==> flow/design.v <==
module compare_and_exchange(
    input [31:0] i1,
    input [31:0] i2,
    input dir,
    input clk,
    input reset,
    input enable,
    output [31:0] o1,
    output  [31:0] o2
    );
    reg [31:0]r1;
    reg [31:0]r2;
   always @(posedge clk)
   begin
   if(reset==0)
   begin
           if(enable==1)
            begin
                 if(dir==1)
                     begin
                        if (i1<i2)
                            begin
                                 r1 <= i1;
                                 r2 <= i2;
                            end
                        else
                             begin
                                 r1 <= i2;
                                 r2 <= i1;
                             end
                       end
                 else if(dir==0)  
                     begin
                        if (i1>i2)
                            begin
                             r1 <= i1;
                             r2 <= i2;
                            end
                        else
                             begin
                                 r1 <= i2;
                                 r2 <= i1;
                              end
                      end
            end
    else if (reset==1)
    begin
    r1<=32'b0;
    r2<=32'b0;
    end
    end
    end
    assign o2=r2; 
  assign o1=r1;
endmodule
module BM4_CAE(
    input [31:0] i1,
    input [31:0] i2,
    input [31:0] i3,
    input [31:0] i4,
    input dir1,
    input dir2,
    input dir3,
    input clk,
    input reset,
    input enable,
    output [31:0] o1,
    output [31:0] o2,
    output [31:0] o3,
    output [31:0] o4
    );
    wire [31:0]r1,r2,r3,r4,r5,r6,r7,r8,r9,r10,r11,r12,r13,r14;
           compare_and_exchange cae1(i1[31:0],i2[31:0],dir1,clk,reset,enable,r1,r2);
           compare_and_exchange cae2(i3[31:0],i4[31:0],dir1,clk,reset,enable,r3,r4);
           compare_and_exchange cae3(r1[31:0],r4[31:0],dir2,clk,reset,enable,r5,r8);
           compare_and_exchange cae4(r2[31:0],r3[31:0],dir2,clk,reset,enable,r6,r7);
           compare_and_exchange cae5(r5[31:0],r6[31:0],dir3,clk,reset,enable,r11,r13);
           compare_and_exchange cae6(r7[31:0],r8[31:0],dir3,clk,reset,enable,r12,r14); 
           assign o1=r11;
           assign o2=r12;
           assign o3=r13;
           assign o4=r14;
    endmodule
module BM8_CAE(
        input [31:0] i1,
        input [31:0] i2,
        input [31:0] i3,
        input [31:0] i4,
        input [31:0] i5,
        input [31:0] i6,
        input [31:0] i7,
        input [31:0] i8,
        input dir1,
        input dir2,
        input dir3,
        input clk,
        input reset,
        input enable,
        output [31:0] o1,
        output [31:0] o2,
        output [31:0] o3,
        output [31:0] o4,
        output [31:0] o5,
        output [31:0] o6,
        output [31:0] o7,
        output [31:0] o8
        );
      wire [31:0] r1,r2 ,r3,r4,r5,r6,r7,r8,r9,r10,r11,r12,r13,r14,r15,r16,r17,r18,r19,r20,r21,r22,r23,r24;   
         compare_and_exchange cae1(i1[31:0],i8[31:0],dir1,clk,reset,enable,r1,r8);
         compare_and_exchange cae2(i2[31:0],i7[31:0],dir1,clk,reset,enable,r2,r7);
         compare_and_exchange cae3(i3[31:0],i6[31:0],dir1,clk,reset,enable,r3,r6);
         compare_and_exchange cae4(i4[31:0],i5[31:0],dir1,clk,reset,enable,r4,r5);
         compare_and_exchange cae6(r1[31:0],r2[31:0],dir2,clk,reset,enable,r9,r10); 
         compare_and_exchange cae7(r3[31:0],r4[31:0],dir2,clk,reset,enable,r11,r12); 
         compare_and_exchange cae8(r5[31:0],r6[31:0],dir2,clk,reset,enable,r13,r14);
         compare_and_exchange cae9(r7[31:0],r8[31:0],dir2,clk,reset,enable,r15,r16);
         compare_and_exchange cae10(r9[31:0],r11[31:0],dir3,clk,reset,enable,r17,r18); 
         compare_and_exchange cae11(r10[31:0],r12[31:0],dir3,clk,reset,enable,r19,r20);
         compare_and_exchange cae12(r13[31:0],r15[31:0],dir3,clk,reset,enable,r21,r22); 
         compare_and_exchange cae13(r14[31:0],r16[31:0],dir3,clk,reset,enable,r23,r24);  
        assign o1=r17;
        assign o2=r18;
        assign o3=r19;
        assign o4=r20;
        assign o5=r21;
        assign o6=r22;
        assign o7=r23;
        assign o8=r24;
      endmodule
module full_CAE(
input [31:0] i1,
input [31:0] i2,
input [31:0] i3,
input [31:0] i4,
input [31:0] i5,
input [31:0] i6,
input [31:0] i7,
input [31:0] i8,
input dir,
input clk,
input reset,
input enable,
output [31:0] o1,
output [31:0] o2,
output [31:0] o3,
output [31:0] o4,
output [31:0] o5,
output [31:0] o6,
output [31:0] o7,
output [31:0] o8
);
wire [31:0] r1,r2 ,r3,r4,r5,r6,r7,r8,r9,r10,r11,r12,r13,r14,r15,r16,r17,r18,r19,r20,r21,r22,r23,r24;
reg [6:1] dq;
always @(posedge clk)
begin
    if (reset==0 && enable==1)
        dq <= {dq[5:1], dir};
end
compare_and_exchange cae1(i1[31:0],i2[31:0],dir,clk,reset,enable,r1,r2);
compare_and_exchange cae2(i3[31:0],i4[31:0],dir,clk,reset,enable,r3,r4);
compare_and_exchange cae3(i5[31:0],i6[31:0],dir,clk,reset,enable,r5,r6);
compare_and_exchange cae4(i7[31:0],i8[31:0],dir,clk,reset,enable,r7,r8);
BM4_CAE a1(r1,r2,r3,r4,dq[1],dq[2],dq[3],clk,reset,enable,r9,r10,r11,r12);
BM4_CAE a2(r5,r6,r7,r8,dq[1],dq[2],dq[3],clk,reset,enable,r13,r14,r15,r16);
BM8_CAE a3(r9,r10,r11,r12,r13,r14,r15,r16,dq[4],dq[5],dq[6],clk,reset,enable,r17,r18,r19,r20,r21,r22,r23,r24);
assign o1=r17;
assign o2=r18;
assign o3=r19;
assign o4=r20;
assign o5=r21;
assign o6=r22;
assign o7=r23;
assign o8=r24;
endmodule
==> Step by step through the tools: full_CAE <==
The steps from the RTL of full_CAE to its reports follow in flow order.
Lines are those of the file above, counted from 1.
Cell names lack the library's common part.
{ "setup": {"design": "full_CAE", "clock": "clk", "library": "sky130hd", "corner": "tt_025C_1v80"} }

==> After elaboration <==
Source: Yosys, flattened and elaborated, memories not mapped. Widths are those after wreduce. Registers that Yosys merges into a memory's read port (data or address) are not register bits. Print and check cells do not count. Equal cells are merged and count once.
{ "op_classes": {"compare": 56, "muxes": 224, "n_logic": 1, "reduce_logical": 2} }
{ "op_table": {"columns": ["op", "count"], "rows": [
  ["32-bit two-way mux", 224],
  ["32-bit > comparator", 28],
  ["32-bit less-than comparator", 28],
  ["2-bit AND reduction", 1],
  ["1-bit logical AND", 1],
  ["1-bit inverter", 1]
]} }
{ "word_totals": {"ff_bits": 1798, "in_bits": 260, "out_inout_bits": 256, "wordCells": 340} }

==> Longest topological paths <==
Yosys ltp: most cells in a row. Word level: on the elaborated netlist, between registers, memories and ports. Mapped: between sequential cells and ports; inverters and the memories' decode and read muxes count.
{ "depth": {"ltp_word": 4, "abc_area": 0, "depth_mapped": 13, "depth_no_buf": 10} }

==> After synthesis <==
Yosys stat after the flow's synthesis: flattened, memories mapped to cells. It holds for the ABC_AREA given above (unset counts as 0); a run with the other value may have another netlist.
{ "by_type": {"columns": ["type", "count", "type_area_um2"], "rows": [
  ["edfxtp_1", 1798, 5.4E+04],
  ["mux2_2", 1523, 1.72E+04],
  ["ha_1", 896, 1.12E+04],
  ["inv_1", 907, 3.4E+03],
  ["a21oi_1", 294, 1.47E+03],
  ["a21o_1", 166, 1.25E+03],
  ["mux2_4", 75, 1126.08],
  ["nand4_1", 173, 1.08E+03],
  ["nand2_1", 238, 893.357],
  ["buf_6", 79, 889.603],
  ["o21ai_0", 163, 815.782],
  ["a221o_1", 64, 640.614],
  ["a22oi_1", 69, 517.997],
  ["nor2_1", 132, 495.475],
  ["a221oi_1", 56, 490.47],
  ["buf_2", 87, 435.418],
  ["mux2_1", 37, 416.65],
  ["o211ai_1", 39, 292.781]
]} }
Other cell types: 46; their cells: 440.
{ "mapped": {"cells": 7236, "mapped_area_mm2": 0.0997532, "sequential_area_mm2": 0.0539918, "ffs": 1798, "n_buf": 225} }
By module: a second synthesis without flattening, with its own total; a netlist apart from the flattened one above.
{ "unflattened": {"hier_cells": 7147, "hier_area_mm2": 0.1009856} }
Each row is one instance without its submodules.
{ "modules": {"columns": ["module", "instances", "cells", "area_mm2", "mod_seq_area_mm2"], "rows": [
  ["compare_and_exchange", 28, 255, 0.0035997, 0.0019218],
  ["full_CAE", 1, 7, 0.0001939, 0.0001802],
  ["BM4_CAE", 2, 0, 0, 0],
  ["BM8_CAE", 1, 0, 0, 0]
]} }

==> Worst setup path after synthesis <==
OpenSTA on the mapped netlist: ideal clock, no wires. The path of least setup slack (recovery checks aside). Input and output delay are each 20% of the period. Register names are those of the netlist, which keeps one name where synthesis merged equal registers.
{ "synth_timing": {"path_type": "input -> register", "from": "input reset", "to": "register a1.cae1.r1[0]", "period_ns": 4.5, "in_delay_ns": 0.900, "setup_ns": 4.266, "t_first_pin_ns": 0.900, "t_arrival_ns": 80.139, "required_time_ns": 0.234, "slack_ns": -79.905, "delay_ns": 83.505, "path_stages": 1, "n_path_buf": 0, "synth_period_reached_ns": 84.405} }
"delay_ns" is the arrival time less input delay plus setup time.
"path_stages" counts driving pins, that of a launching flip-flop among them; a cell with two outputs on the path counts twice.
"synth_period_reached_ns" is the clock period less the worst setup slack; recovery checks do not enter. This is arithmetic on one report: input and output delays are still those of the set period (20% each).
The rows between start and end are the longest chain of elaborated cells between them; the timing report does not say that the signal goes this way. Where chains are equally long, one stands for them.
A line is the first line of the expression or statement that the cell stems from. Yosys adds cells for indexed reads and writes and turns some case tables into memories.
At most two assigning lines are given for a register; there are more.
{ "synth_between": {"path_cell_list": "nor2b_1", "elab_chain_cells": 2, "cone_cells": 2, "cone_classes": "logic: 1; reduce/logical: 1"} }
{ "synth_lines": {"columns": ["item", "line", "rtl"], "rows": [
  ["from (decl)", 141, "input reset,"],
  ["1-bit inverter", null, null],
  ["2-bit AND reduction", null, null],
  ["to (assign)", 23, "r1 <= i1;"],
  ["to (assign)", 28, "r1 <= i2;"],
  ["to (decl)", 11, "reg [31:0]r1;"]
]} }

==> Path in the finished layout <==
From the final timing report of job 1: the path of least setup slack in the routed layout; clock arrival at registers is part of the times.
{ "layout_timing": {"path_type": "register -> register", "from": "register a1.cae4.r2[5]", "to": "register a1.cae6.r2[24]", "period_ns": 4.5, "setup_ns": 0.28, "t_first_pin_ns": 0.84, "t_arrival_ns": 4.67, "required_time_ns": 5.06, "slack_ns": 0.39, "path_stages": 11, "n_path_buf": 1} }
The rows between start and end are the longest chain of elaborated cells between them; the timing report does not say that the signal goes this way. Where chains are equally long, one stands for them.
At most two assigning lines are given for a register; there are more.
{ "layout_between": {"path_cell_list": "edfxtp_1 ha_1 a21o_1 nand3_1 a21oi_1 a2111oi_0 o21ai_0 a21oi_1 mux2i_4 buf_4 mux2_2", "elab_chain_cells": 4, "cone_cells": 6, "cone_lines": 4, "cone_classes": "compare: 2; mux: 4"} }
{ "layout_lines": {"columns": ["item", "line", "rtl"], "rows": [
  ["from (decl)", 12, "reg [31:0]r2;"],
  ["from (assign)", 24, "r2 <= i2;"],
  ["from (assign)", 29, "r2 <= i1;"],
  ["32-bit > comparator", 34, "if (i1>i2)"],
  ["32-bit two-way mux", 34, null],
  ["32-bit two-way mux", 19, "if(dir==1)"],
  ["32-bit two-way mux", 17, "if(enable==1)"],
  ["to (assign)", 24, null],
  ["to (assign)", 29, null],
  ["to (decl)", 12, null]
]} }

Add stored flow runs of full_CAE

Top module full_CAE; platform sky130hd; tools Yosys and OpenROAD; 5 stored runs in no particular order. Input and output delays are each 20% of the period that was set; the output load is 0.01 pF.
"period_reached_ns" means the clock period less the worst setup slack. The figure is calculated, with input and output delays left at 20% of the set period.
"worst_path_time_ns" means the part of the period allowed to the worst setup path (the constraints hold back 20% at inputs and 20% at outputs) less its slack; where the path has registers, the arrival times of their clocks count too.
[
  {
    "run": "job 1",
    "settings": { "GPL_ROUTABILITY_DRIVEN": 0, "PLACE_DENSITY_LB_ADDON": 0.18, "period_ns": 4.5, "CAP_MARGIN": 20, "CORE_MARGIN": 2, "CORE_UTILIZATION": 40, "SLEW_MARGIN": 20 },
    "results": { "period_reached_ns": 4.106, "hold_ws_ns": 0.598, "synthesis_area_mm2": 0.0997532, "worst_path_time_ns": 4.11, "worst_path_kind": "register -> register", "worstSetupSlack_ns": 0.394, "finalCellArea_mm2": 0.116546, "die_footprint_mm2": 0.253391 }
  },
  {
    "run": "job 2",
    "settings": { "CELL_PAD_IN_SITES_DETAIL_PLACEMENT": 0, "CORE_UTILIZATION": 26, "CTS_CLUSTER_DIAMETER": 333, "CTS_CLUSTER_SIZE": 34, "GPL_TIMING_DRIVEN": 1, "HOLD_SLACK_MARGIN": 0.21, "MAX_ROUTING_LAYER": "met5", "MIN_ROUTING_LAYER": "met1", "PLACE_DENSITY_LB_ADDON": 0.19, "TNS_END_PERCENT": 90, "period_ns": 4.78, "CAP_MARGIN": 20, "CORE_MARGIN": 2, "SLEW_MARGIN": 20 },
    "results": { "period_reached_ns": 4.126, "hold_ws_ns": 0.594, "synthesis_area_mm2": 0.0997532, "worst_path_time_ns": 3.17, "worst_path_kind": "input -> register", "worstSetupSlack_ns": 0.654, "finalCellArea_mm2": 0.113282, "die_footprint_mm2": 0.388634 }
  },
  {
    "run": "job 3",
    "settings": { "CORE_UTILIZATION": 45, "period_ns": 4.02, "CAP_MARGIN": 20, "CORE_MARGIN": 2, "SLEW_MARGIN": 20 },
    "results": { "period_reached_ns": 3.797, "hold_ws_ns": 0.594, "synthesis_area_mm2": 0.0997532, "worst_path_time_ns": 2.99, "worst_path_kind": "input -> register", "worstSetupSlack_ns": 0.223, "finalCellArea_mm2": 0.116891, "die_footprint_mm2": 0.225454 }
  },
  {
    "run": "job 4",
    "settings": { "ABC_AREA": 0, "CAP_MARGIN": 5, "CELL_PAD_IN_SITES_GLOBAL_PLACEMENT": 0, "CORE_MARGIN": 10, "CORE_UTILIZATION": 72, "MIN_ROUTING_LAYER": "met1", "PLACE_DENSITY_LB_ADDON": 0.28, "SETUP_SLACK_MARGIN": 0.07, "TNS_END_PERCENT": 25, "period_ns": 4.1, "SLEW_MARGIN": 20 },
    "results": { "period_reached_ns": 3.915, "hold_ws_ns": 0.578, "synthesis_area_mm2": 0.0997532, "worst_path_time_ns": 3.92, "worst_path_kind": "register -> register", "worstSetupSlack_ns": 0.185, "finalCellArea_mm2": 0.114934, "die_footprint_mm2": 0.153833 }
  },
  {
    "run": "job 5",
    "settings": { "ABC_AREA": 1, "CAP_MARGIN": 20, "CORE_ASPECT_RATIO": 1.46, "CORE_UTILIZATION": 50, "GPL_TIMING_DRIVEN": 0, "PLACE_DENSITY_LB_ADDON": 0.03, "SLEW_MARGIN": 25, "period_ns": 4.03, "CORE_MARGIN": 2 },
    "results": { "period_reached_ns": 4.051, "hold_ws_ns": 0.463, "synthesis_area_mm2": 0.1449678, "worst_path_time_ns": 4.05, "worst_path_kind": "register -> register", "worstSetupSlack_ns": -0.021, "finalCellArea_mm2": 0.162435, "die_footprint_mm2": 0.294337 }
  }
]
